==> flow/design.v <==
module mult(input [3:0] a, input [3:0] b, output reg [8:0] c
    );
always@(*)
c= a*b;
endmodule
module ad(input [8:0] a1, input [8:0] b1, output reg [9:0] c1
    );
always@(*)
c1= a1+b1;
endmodule
module ad2(input [8:0] a2, input [9:0] b2, output reg [10:0] c2
    );
always@(*)
c2= a2+b2;
endmodule
module ad3(input [8:0] a3, input [10:0] b3, output reg [11:0] c3
    );
always@(*)
c3= a3+b3;
endmodule
`timescale 1ns / 1ps
module mem_ram (input clk, wren, 
                input [3:0] d11,input [3:0] d12,input [3:0] d13,input [3:0] d14,input [3:0] d15,input [3:0] d16,input [3:0] d17,input [3:0]d18,
					 input [3:0] d21,input [3:0] d22,input [3:0] d23,input [3:0] d24,input [3:0] d25,input [3:0] d26,input [3:0] d27,input [3:0]d28,
					 input [3:0] d31,input [3:0] d32,input [3:0] d33,input [3:0] d34,input [3:0] d35,input [3:0] d36,input [3:0] d37,input [3:0]d38,
					 input [3:0] d41,input [3:0] d42,input [3:0] d43,input [3:0] d44,input [3:0] d45,input [3:0] d46,input [3:0] d47,input [3:0]d48,
					 input [3:0] r1,input [3:0] r2,
					 input [3:0] r3,input [3:0] r4,
					 output [11:0] w_sum11,
					 output [11:0] w_sum12,
					 output [11:0] w_sum13,
					 output [11:0] w_sum14,
					 output [11:0] w_sum15,
					 output [11:0] w_sum16,
					 output [11:0] w_sum17,
					 output [11:0] w_sum18
					 );
  reg [31:0] mem [3:0];  
  wire [8:0] p11, p21,p31,p41;
  wire [8:0] p12, p22,p32,p42;
  wire [8:0] p13, p23,p33,p43;
  wire [8:0] p14, p24,p34,p44;
  wire [8:0] p15, p25,p35,p45;
  wire [8:0] p16, p26,p36,p46;
  wire [8:0] p17, p27,p37,p47;
  wire [8:0] p18, p28,p38,p48;
wire [9:0] s11,s12,s13,s14,s15,s16,s17,s18;
wire [10:0] s21,s22,s23,s24,s25,s26,s27,s28;
wire [11:0] s31,s32,s33,s34,s35,s36,s37,s38;
  always @(posedge clk) 
      begin
            if (wren) begin
                mem[0][31-:4]<=d11;
					 mem[0][27-:4] <=d12;
					 mem[0][23-:4]<=d13;
					 mem[0][19-:4]<=d14;
					 mem[0][15-:4]<=d15;
					 mem[0][11-:4]<=d16;
					 mem[0][7-:4]<=d17;
					 mem[0][3-:4]<=d18;
					 mem[1][31-:4]<=d21;
					 mem[1][27-:4] <=d22;
					 mem[1][23-:4]<=d23;
					 mem[1][19-:4]<=d24;
					 mem[1][15-:4]<=d25;
					 mem[1][11-:4]<=d26;
					 mem[1][7-:4]<=d27;
					 mem[1][3-:4]<=d28;
					 mem[2][31-:4]<=d31;
					 mem[2][27-:4] <=d32;
					 mem[2][23-:4]<=d33;
					 mem[2][19-:4]<=d34;
					 mem[2][15-:4]<=d35;
					 mem[2][11-:4]<=d36;
					 mem[2][7-:4]<=d37;
					 mem[2][3-:4]<=d38;
					 mem[3][31-:4]<=d41;
					 mem[3][27-:4] <=d42;
					 mem[3][23-:4]<=d43;
					 mem[3][19-:4]<=d44;
					 mem[3][15-:4]<=d45;
					 mem[3][11-:4]<=d46;
					 mem[3][7-:4]<=d47;
					 mem[3][3-:4]<=d48;
            end
		end		 
generate
   mult m11(.a(r1),
				.b(mem[0][31-:4]),
				.c(p11) 
				);
	mult m21(
	         .a(r2),
				.b(mem[1][31-:4]),
				.c(p21)
	         );		
   mult m31(
	         .a(r3),
				.b(mem[2][31-:4]),
				.c(p31)
	         );		
   mult m41(
	         .a(r4),
				.b(mem[3][31-:4]), 
				.c(p41)
	         );	
  ad add11 ( 
            .a1(p11),
				.b1(p21),
				.c1(s11)
           );  
  ad2 add21 (
            .b2(s11),
				.a2(p31),
				.c2(s21)
          );
  ad3 add31 (
             .b3(s21),
				 .a3(p41),
				 .c3(s31)
				 );
    mult m12(.a(r1),
				.b(mem[0][27-:4]),
				.c(p12)
				);
	mult m22(
	         .a(r2),
				.b(mem[1][27-:4]),
				.c(p22)
	         );		
   mult m32(
	         .a(r3),
				.b(mem[2][27-:4]),
				.c(p32)
	         );		
   mult m42(
	         .a(r4),
				.b(mem[3][27-:4]), 
				.c(p42)
	         );	
  ad add12 ( 
            .a1(p12),
				.b1(p22),
				.c1(s12)
           );  
  ad2 add22 (
            .b2(s12),
				.a2(p32),
				.c2(s22)
          );
  ad3 add32 (
             .b3(s22),
				 .a3(p42),
				 .c3(s32)
				 );
   mult m13(.a(r1),
				.b(mem[0][23-:4]),
				.c(p13)
				);
	mult m23(
	         .a(r2),
				.b(mem[1][23-:4]),
				.c(p23)
	         );		
   mult m33(
	         .a(r3),
				.b(mem[2][23-:4]),
				.c(p33)
	         );		
   mult m43(
	         .a(r4),
				.b(mem[3][23-:4]), 
				.c(p43)
	         );	
  ad add13 ( 
            .a1(p13),
				.b1(p23),
				.c1(s13)
           );  
  ad2 add23 (
            .b2(s13),
				.a2(p33),
				.c2(s23)
          );
  ad3 add33 (
             .b3(s23),
				 .a3(p43),
				 .c3(s33)
				 );
  mult m14(.a(r1),
				.b(mem[0][19-:4]),
				.c(p14)
				);
	mult m24(
	         .a(r2),
				.b(mem[1][19-:4]),
				.c(p24)
	         );		
   mult m34(
	         .a(r3),
				.b(mem[2][19-:4]),
				.c(p34)
	         );		
   mult m44(
	         .a(r4),
				.b(mem[3][19-:4]), 
				.c(p44)
	         );	
  ad add14 ( 
            .a1(p14),
				.b1(p24),
				.c1(s14)
           );  
  ad2 add24 (
            .b2(s14),
				.a2(p34),
				.c2(s24)
          );
  ad3 add34 (
             .b3(s24),
				 .a3(p44),
				 .c3(s34)
				 );
  mult m15(.a(r1),
				.b(mem[0][15-:4]),
				.c(p15)
				);
	mult m25(
	         .a(r2),
				.b(mem[1][15-:4]),
				.c(p25)
	         );		
   mult m35(
	         .a(r3),
				.b(mem[2][15-:4]),
				.c(p35)
	         );		
   mult m45(
	         .a(r4),
				.b(mem[3][15-:4]), 
				.c(p45)
	         );	
  ad add15 ( 
            .a1(p15),
				.b1(p25),
				.c1(s15)
           );  
  ad2 add25 (
            .b2(s15),
				.a2(p35),
				.c2(s25)
          );
  ad3 add35 (
             .b3(s25),
				 .a3(p45),
				 .c3(s35)
				 );
   mult m16(.a(r1),
				.b(mem[0][11-:4]),
				.c(p16)
				);
	mult m26(
	         .a(r2),
				.b(mem[1][11-:4]),
				.c(p26)
	         );		
   mult m36(
	         .a(r3),
				.b(mem[2][11-:4]),
				.c(p36)
	         );		
   mult m46(
	         .a(r4),
				.b(mem[3][11-:4]), 
				.c(p46)
	         );	
  ad add16 ( 
            .a1(p16),
				.b1(p26),
				.c1(s16)
           );  
  ad2 add26 (
            .b2(s16),
				.a2(p36),
				.c2(s26)
          );
  ad3 add36 (
             .b3(s26),
				 .a3(p46),
				 .c3(s36)
				 );
   mult m17(.a(r1),
				.b(mem[0][7-:4]),
				.c(p17)
				);
	mult m27(
	         .a(r2),
				.b(mem[1][7-:4]),
				.c(p27)
	         );		
   mult m37(
	         .a(r3),
				.b(mem[2][7-:4]),
				.c(p37)
	         );		
   mult m47(
	         .a(r4),
				.b(mem[3][7-:4]), 
				.c(p47)
	         );	
  ad add17 ( 
            .a1(p17),
				.b1(p27),
				.c1(s17)
           );  
  ad2 add27 (
            .b2(s17),
				.a2(p37),
				.c2(s27)
          );
  ad3 add37 (
             .b3(s27),
				 .a3(p47),
				 .c3(s37)
				 );
  mult m18(.a(r1),
				.b(mem[0][3-:4]),
				.c(p18)
				);
	mult m28(
	         .a(r2),
				.b(mem[1][3-:4]),
				.c(p28)
	         );		
   mult m38(
	         .a(r3),
				.b(mem[2][3-:4]),
				.c(p38)
	         );		
   mult m48(
	         .a(r4),
				.b(mem[3][3-:4]), 
				.c(p48)
	         );	
  ad add18 ( 
            .a1(p18),
				.b1(p28),
				.c1(s18)
           );  
  ad2 add28 (
            .b2(s18),
				.a2(p38),
				.c2(s28)
          );
  ad3 add38 (
             .b3(s28),
				 .a3(p48),
				 .c3(s38)
				 );
assign w_sum11 =s31;
assign w_sum12 =s32;
assign w_sum13 =s33;
assign w_sum14 =s34;
assign w_sum15 =s35;
assign w_sum16 =s36;
assign w_sum17 =s37;
assign w_sum18 =s38;
endgenerate
endmodule
### Reports on mem_ram

The steps from the RTL of mem_ram to its reports follow in flow order.
Line numbers count from 1 in the design file above.
Library cell names are shortened.
Not given: n/a

| set-up | value |
|---|---|
| design top | mem_ram |
| clock port | clk |
| standard-cell library | sky130hd |
| corner | tt_025C_1v80 |

### Word-level counts

Yosys after proc, flatten, opt, wreduce and memory -nomap, before mapping. Enables and synchronous resets that opt folds into registers are not counted as muxes. Print and check cells are not counted. Equal cells are merged and count once.

| bit counts | value |
|---|---|
| flip-flop bits (word level) | 128 |
| input bits | 146 |
| output and inout port bits | 96 |
| word-level cells | 88 |

| cells by class | value |
|---|---|
| $add $sub $neg | 24 |
| multiply operators | 32 |

Operators with widths:

| kind | number |
|---|---|
| 4-bit by 4-bit multiplier with 8-bit output | 32 |
| 8-bit by 10-bit adder with 11-bit output | 8 |
| 8-bit by 9-bit adder with 10-bit output | 8 |
| 8-bit by 8-bit adder with 9-bit output | 8 |

### Depth

Longest topological path by Yosys (ltp), each cell counted once; first at word level (registers and memories cut), then after technology mapping (sequential cells cut; the memories' decode and read muxes count).

| depth | value |
|---|---|
| word-level depth | 4 |
| ABC_AREA | 1 |
| depth in mapped cells | 22 |
| gate-level depth less buffers | 21 |

### Netlist

The flow's flattened synthesis, as Yosys stat reports it; memories are mapped. The netlist is that of the ABC_AREA named above (0 if unset); the other value can give another one.
Totals and module areas in this step are rounded.

Cell types:

| cell | number | area in all (µm²) |
|---|---|---|
| fa_1 | 384 | 7.69E+03 |
| edfxtp_1 | 128 | 3.84E+03 |
| inv_1 | 980 | 3.68E+03 |
| ha_1 | 288 | 3.6E+03 |
| nand2_1 | 700 | 2627.52 |
| buf_2 | 48 | 240.23 |
| nand3_1 | 32 | 160.154 |
| xor2_1 | 15 | 131.376 |
| a21oi_1 | 20 | 100.096 |
| nand3b_4 | 4 | 80.077 |
| xnor2_1 | 9 | 78.826 |
| nor2_1 | 18 | 67.565 |
| buf_4 | 8 | 60.058 |
| nand3_2 | 6 | 60.058 |
| nand3b_1 | 6 | 45.043 |
| or2_4 | 5 | 43.792 |
| and2_1 | 5 | 31.28 |
| o21ai_0 | 5 | 25.024 |

Not listed: further types 4, cells in them 7.

| synthesis totals | value |
|---|---|
| mapped cells | 2668 |
| cell area after synthesis | 0.02261 mm² |
| sequential area | 0.003844 mm² |
| flip-flop cells | 128 |
| buffers | 56 |

### Worst setup path after synthesis

Path of least setup slack by OpenSTA after synthesis, without wires, with an ideal clock, recovery checks aside; 20% of the period is set as input and as output delay. Where synthesis merged equal registers, the netlist keeps one of their names.

| timing path after synthesis | value |
|---|---|
| path kind | input-to-output |
| start point | input port r3[3] |
| end point | output port w_sum13[5] |
| clock period | 10.0 ns |
| input delay | 2.000 ns |
| external output delay | 2.000 ns |
| time at the first pin | 2.000 ns |
| arrival time | 6.168 ns |
| data required time | 8.000 ns |
| setup slack | 1.832 ns |
| path delay | 4.168 ns |
| driving pins on the path | 17 |
| buffers on the path | 1 |
| period reached after synthesis | 8.168 ns |

"path delay" = arrival - input delay + setup time.
At an output port there is no setup time.
"driving pins on the path": output pins that drive a net of the path, with the launching flip-flop's if there is one; two outputs of one cell count as two.
"period reached after synthesis" is the clock period less the worst setup slack; recovery checks do not enter. This is arithmetic on one report: input and output delays are still those of the set period (20% each).
The rows between start and end are the longest chain of elaborated cells between them; the timing report does not say that the signal goes this way. Where chains are equally long, one stands for them.
A line is the first line of the expression or statement that the cell stems from. Yosys adds cells for indexed reads and writes and turns some case tables into memories.

| between the ends, after synthesis | value |
|---|---|
| path through | buf_2 nand2_1 inv_1 fa_1 inv_1 fa_1 inv_1 fa_1 fa_1 inv_1 fa_1 fa_1 inv_1 ha_1 or2_4 nand2_1 xor2_1 |
| cells in the longest elaborated chain | 3 |
| elaborated cells on any way between the ends | 3 |
| source lines of those cells | 3 |
| those cells by class | add/sub: 2; mul: 1 |

Ends and longest elaborated chain, after synthesis:

| item | RTL line | RTL |
|---|---|---|
| start: declaration | 28 | `input [3:0] r3,input [3:0] r4,` |
| 4-bit by 4-bit multiplier with 8-bit output | 4 | `c= a*b;` |
| 8-bit by 9-bit adder with 10-bit output | 14 | `c2= a2+b2;` |
| 8-bit by 10-bit adder with 11-bit output | 19 | `c3= a3+b3;` |
| end: declaration | 31 | `output [11:0] w_sum13,` |

### Worst path after layout

Path of least setup slack in the final report of stored run 1 (OpenROAD, finished layout, wires in). Where an end is a register, its clock arrival counts in the times.

| timing path post-layout | value |
|---|---|
| path kind | input-to-output |
| start point | input port r2[1] |
| end point | output port w_sum14[5] |
| clock period | 6.66 ns |
| input delay | 1.33 ns |
| external output delay | 1.33 ns |
| time at the first pin | 1.33 ns |
| arrival time | 5.78 ns |
| data required time | 5.33 ns |
| setup slack | -0.45 ns |
| driving pins on the path | 19 |
| buffers on the path | 5 |

The rows between start and end are the longest chain of elaborated cells between them; the timing report does not say that the signal goes this way. Where chains are equally long, one stands for them.

| between the ends, post-layout | value |
|---|---|
| path through | buf_12 buf_12 buf_12 nand2_4 inv_2 fa_1 fa_2 fa_2 fa_2 fa_1 inv_2 fa_1 inv_2 ha_4 or2_4 buf_4 nand2_2 xnor2_1 buf_2 |
| cells in the longest elaborated chain | 4 |
| elaborated cells on any way between the ends | 4 |
| source lines of those cells | 4 |
| those cells by class | add/sub: 3; mul: 1 |

Ends and longest elaborated chain, post-layout:

| item | RTL line | RTL |
|---|---|---|
| start: declaration | 27 | `input [3:0] r1,input [3:0] r2,` |
| 4-bit by 4-bit multiplier with 8-bit output | 4 | `c= a*b;` |
| 8-bit by 8-bit adder with 9-bit output | 9 | `c1= a1+b1;` |
| 8-bit by 9-bit adder with 10-bit output | 14 | `c2= a2+b2;` |
| 8-bit by 10-bit adder with 11-bit output | 19 | `c3= a3+b3;` |
| end: declaration | 32 | `output [11:0] w_sum14,` |

Hand-over note for mem_ram

Design mem_ram on sky130hd. What follows are 3 stored runs of the flow, each under its own settings; their order means nothing. The constraints put input and output delay at 20% of the set period each and load the outputs with 0.01 pF.
"achieved clock period" = clock period - worst setup slack. The figure is calculated, with input and output delays left at 20% of the set period.
By "time of the worst setup path" is meant the share of the clock period that the worst setup path is allowed (20% is reserved at inputs, 20% at outputs), minus its slack. Clock arrival times at its registers enter into it.
Values from the reports are rounded here.
Settings: . = not set for that run.

| run | ABC_AREA | CORE_MARGIN | CTS_CLUSTER_DIAMETER | MIN_ROUTING_LAYER | PLACE_DENSITY | TNS_END_PERCENT | period_ns | CAP_MARGIN | CORE_UTILIZATION | SLEW_MARGIN | CELL_PAD_IN_SITES_GLOBAL_PLACEMENT | HOLD_SLACK_MARGIN | SETUP_SLACK_MARGIN | overall die area (mm²) | achieved clock period (ns) | setup total negative slack (ns) | lowest setup slack (ns) | final worst hold slack (ns) | synthesized cell area (mm²) | standard-cell area after routing (mm²) | utilization after layout (%) | time of the worst setup path (ns) | class of the worst setup path |
|---|---|---|---|---|---|---|---|---|---|---|---|---|---|---|---|---|---|---|---|---|---|---|---|
| stored run 1 | 1 | 10 | 51 | met1 | 0.74 | 85 | 6.66 | 20 | 40 | 20 | . | . | . | 0.06643 | 7.110 | -18.48 | -0.450 | 1.383 | 0.02261 | 0.03016 | 53.7 | 4.45 | input-to-output |
| stored run 2 | . | 2 | . | . | . | . | 12.6 | 20 | 18 | 35 | 3 | 0.07 | 0.31 | 0.1242 | 10.841 | 0.000 | 1.759 | 2.536 | 0.02185 | 0.02671 | 22.2 | 5.80 | input-to-output |
| stored run 3 | . | 2 | . | . | . | . | 7.59 | 20 | 40 | 20 | . | . | . | 0.05651 | 7.734 | -2.435 | -0.144 | 1.549 | 0.02185 | 0.02935 | 54.4 | 4.70 | input-to-output |

End of note.
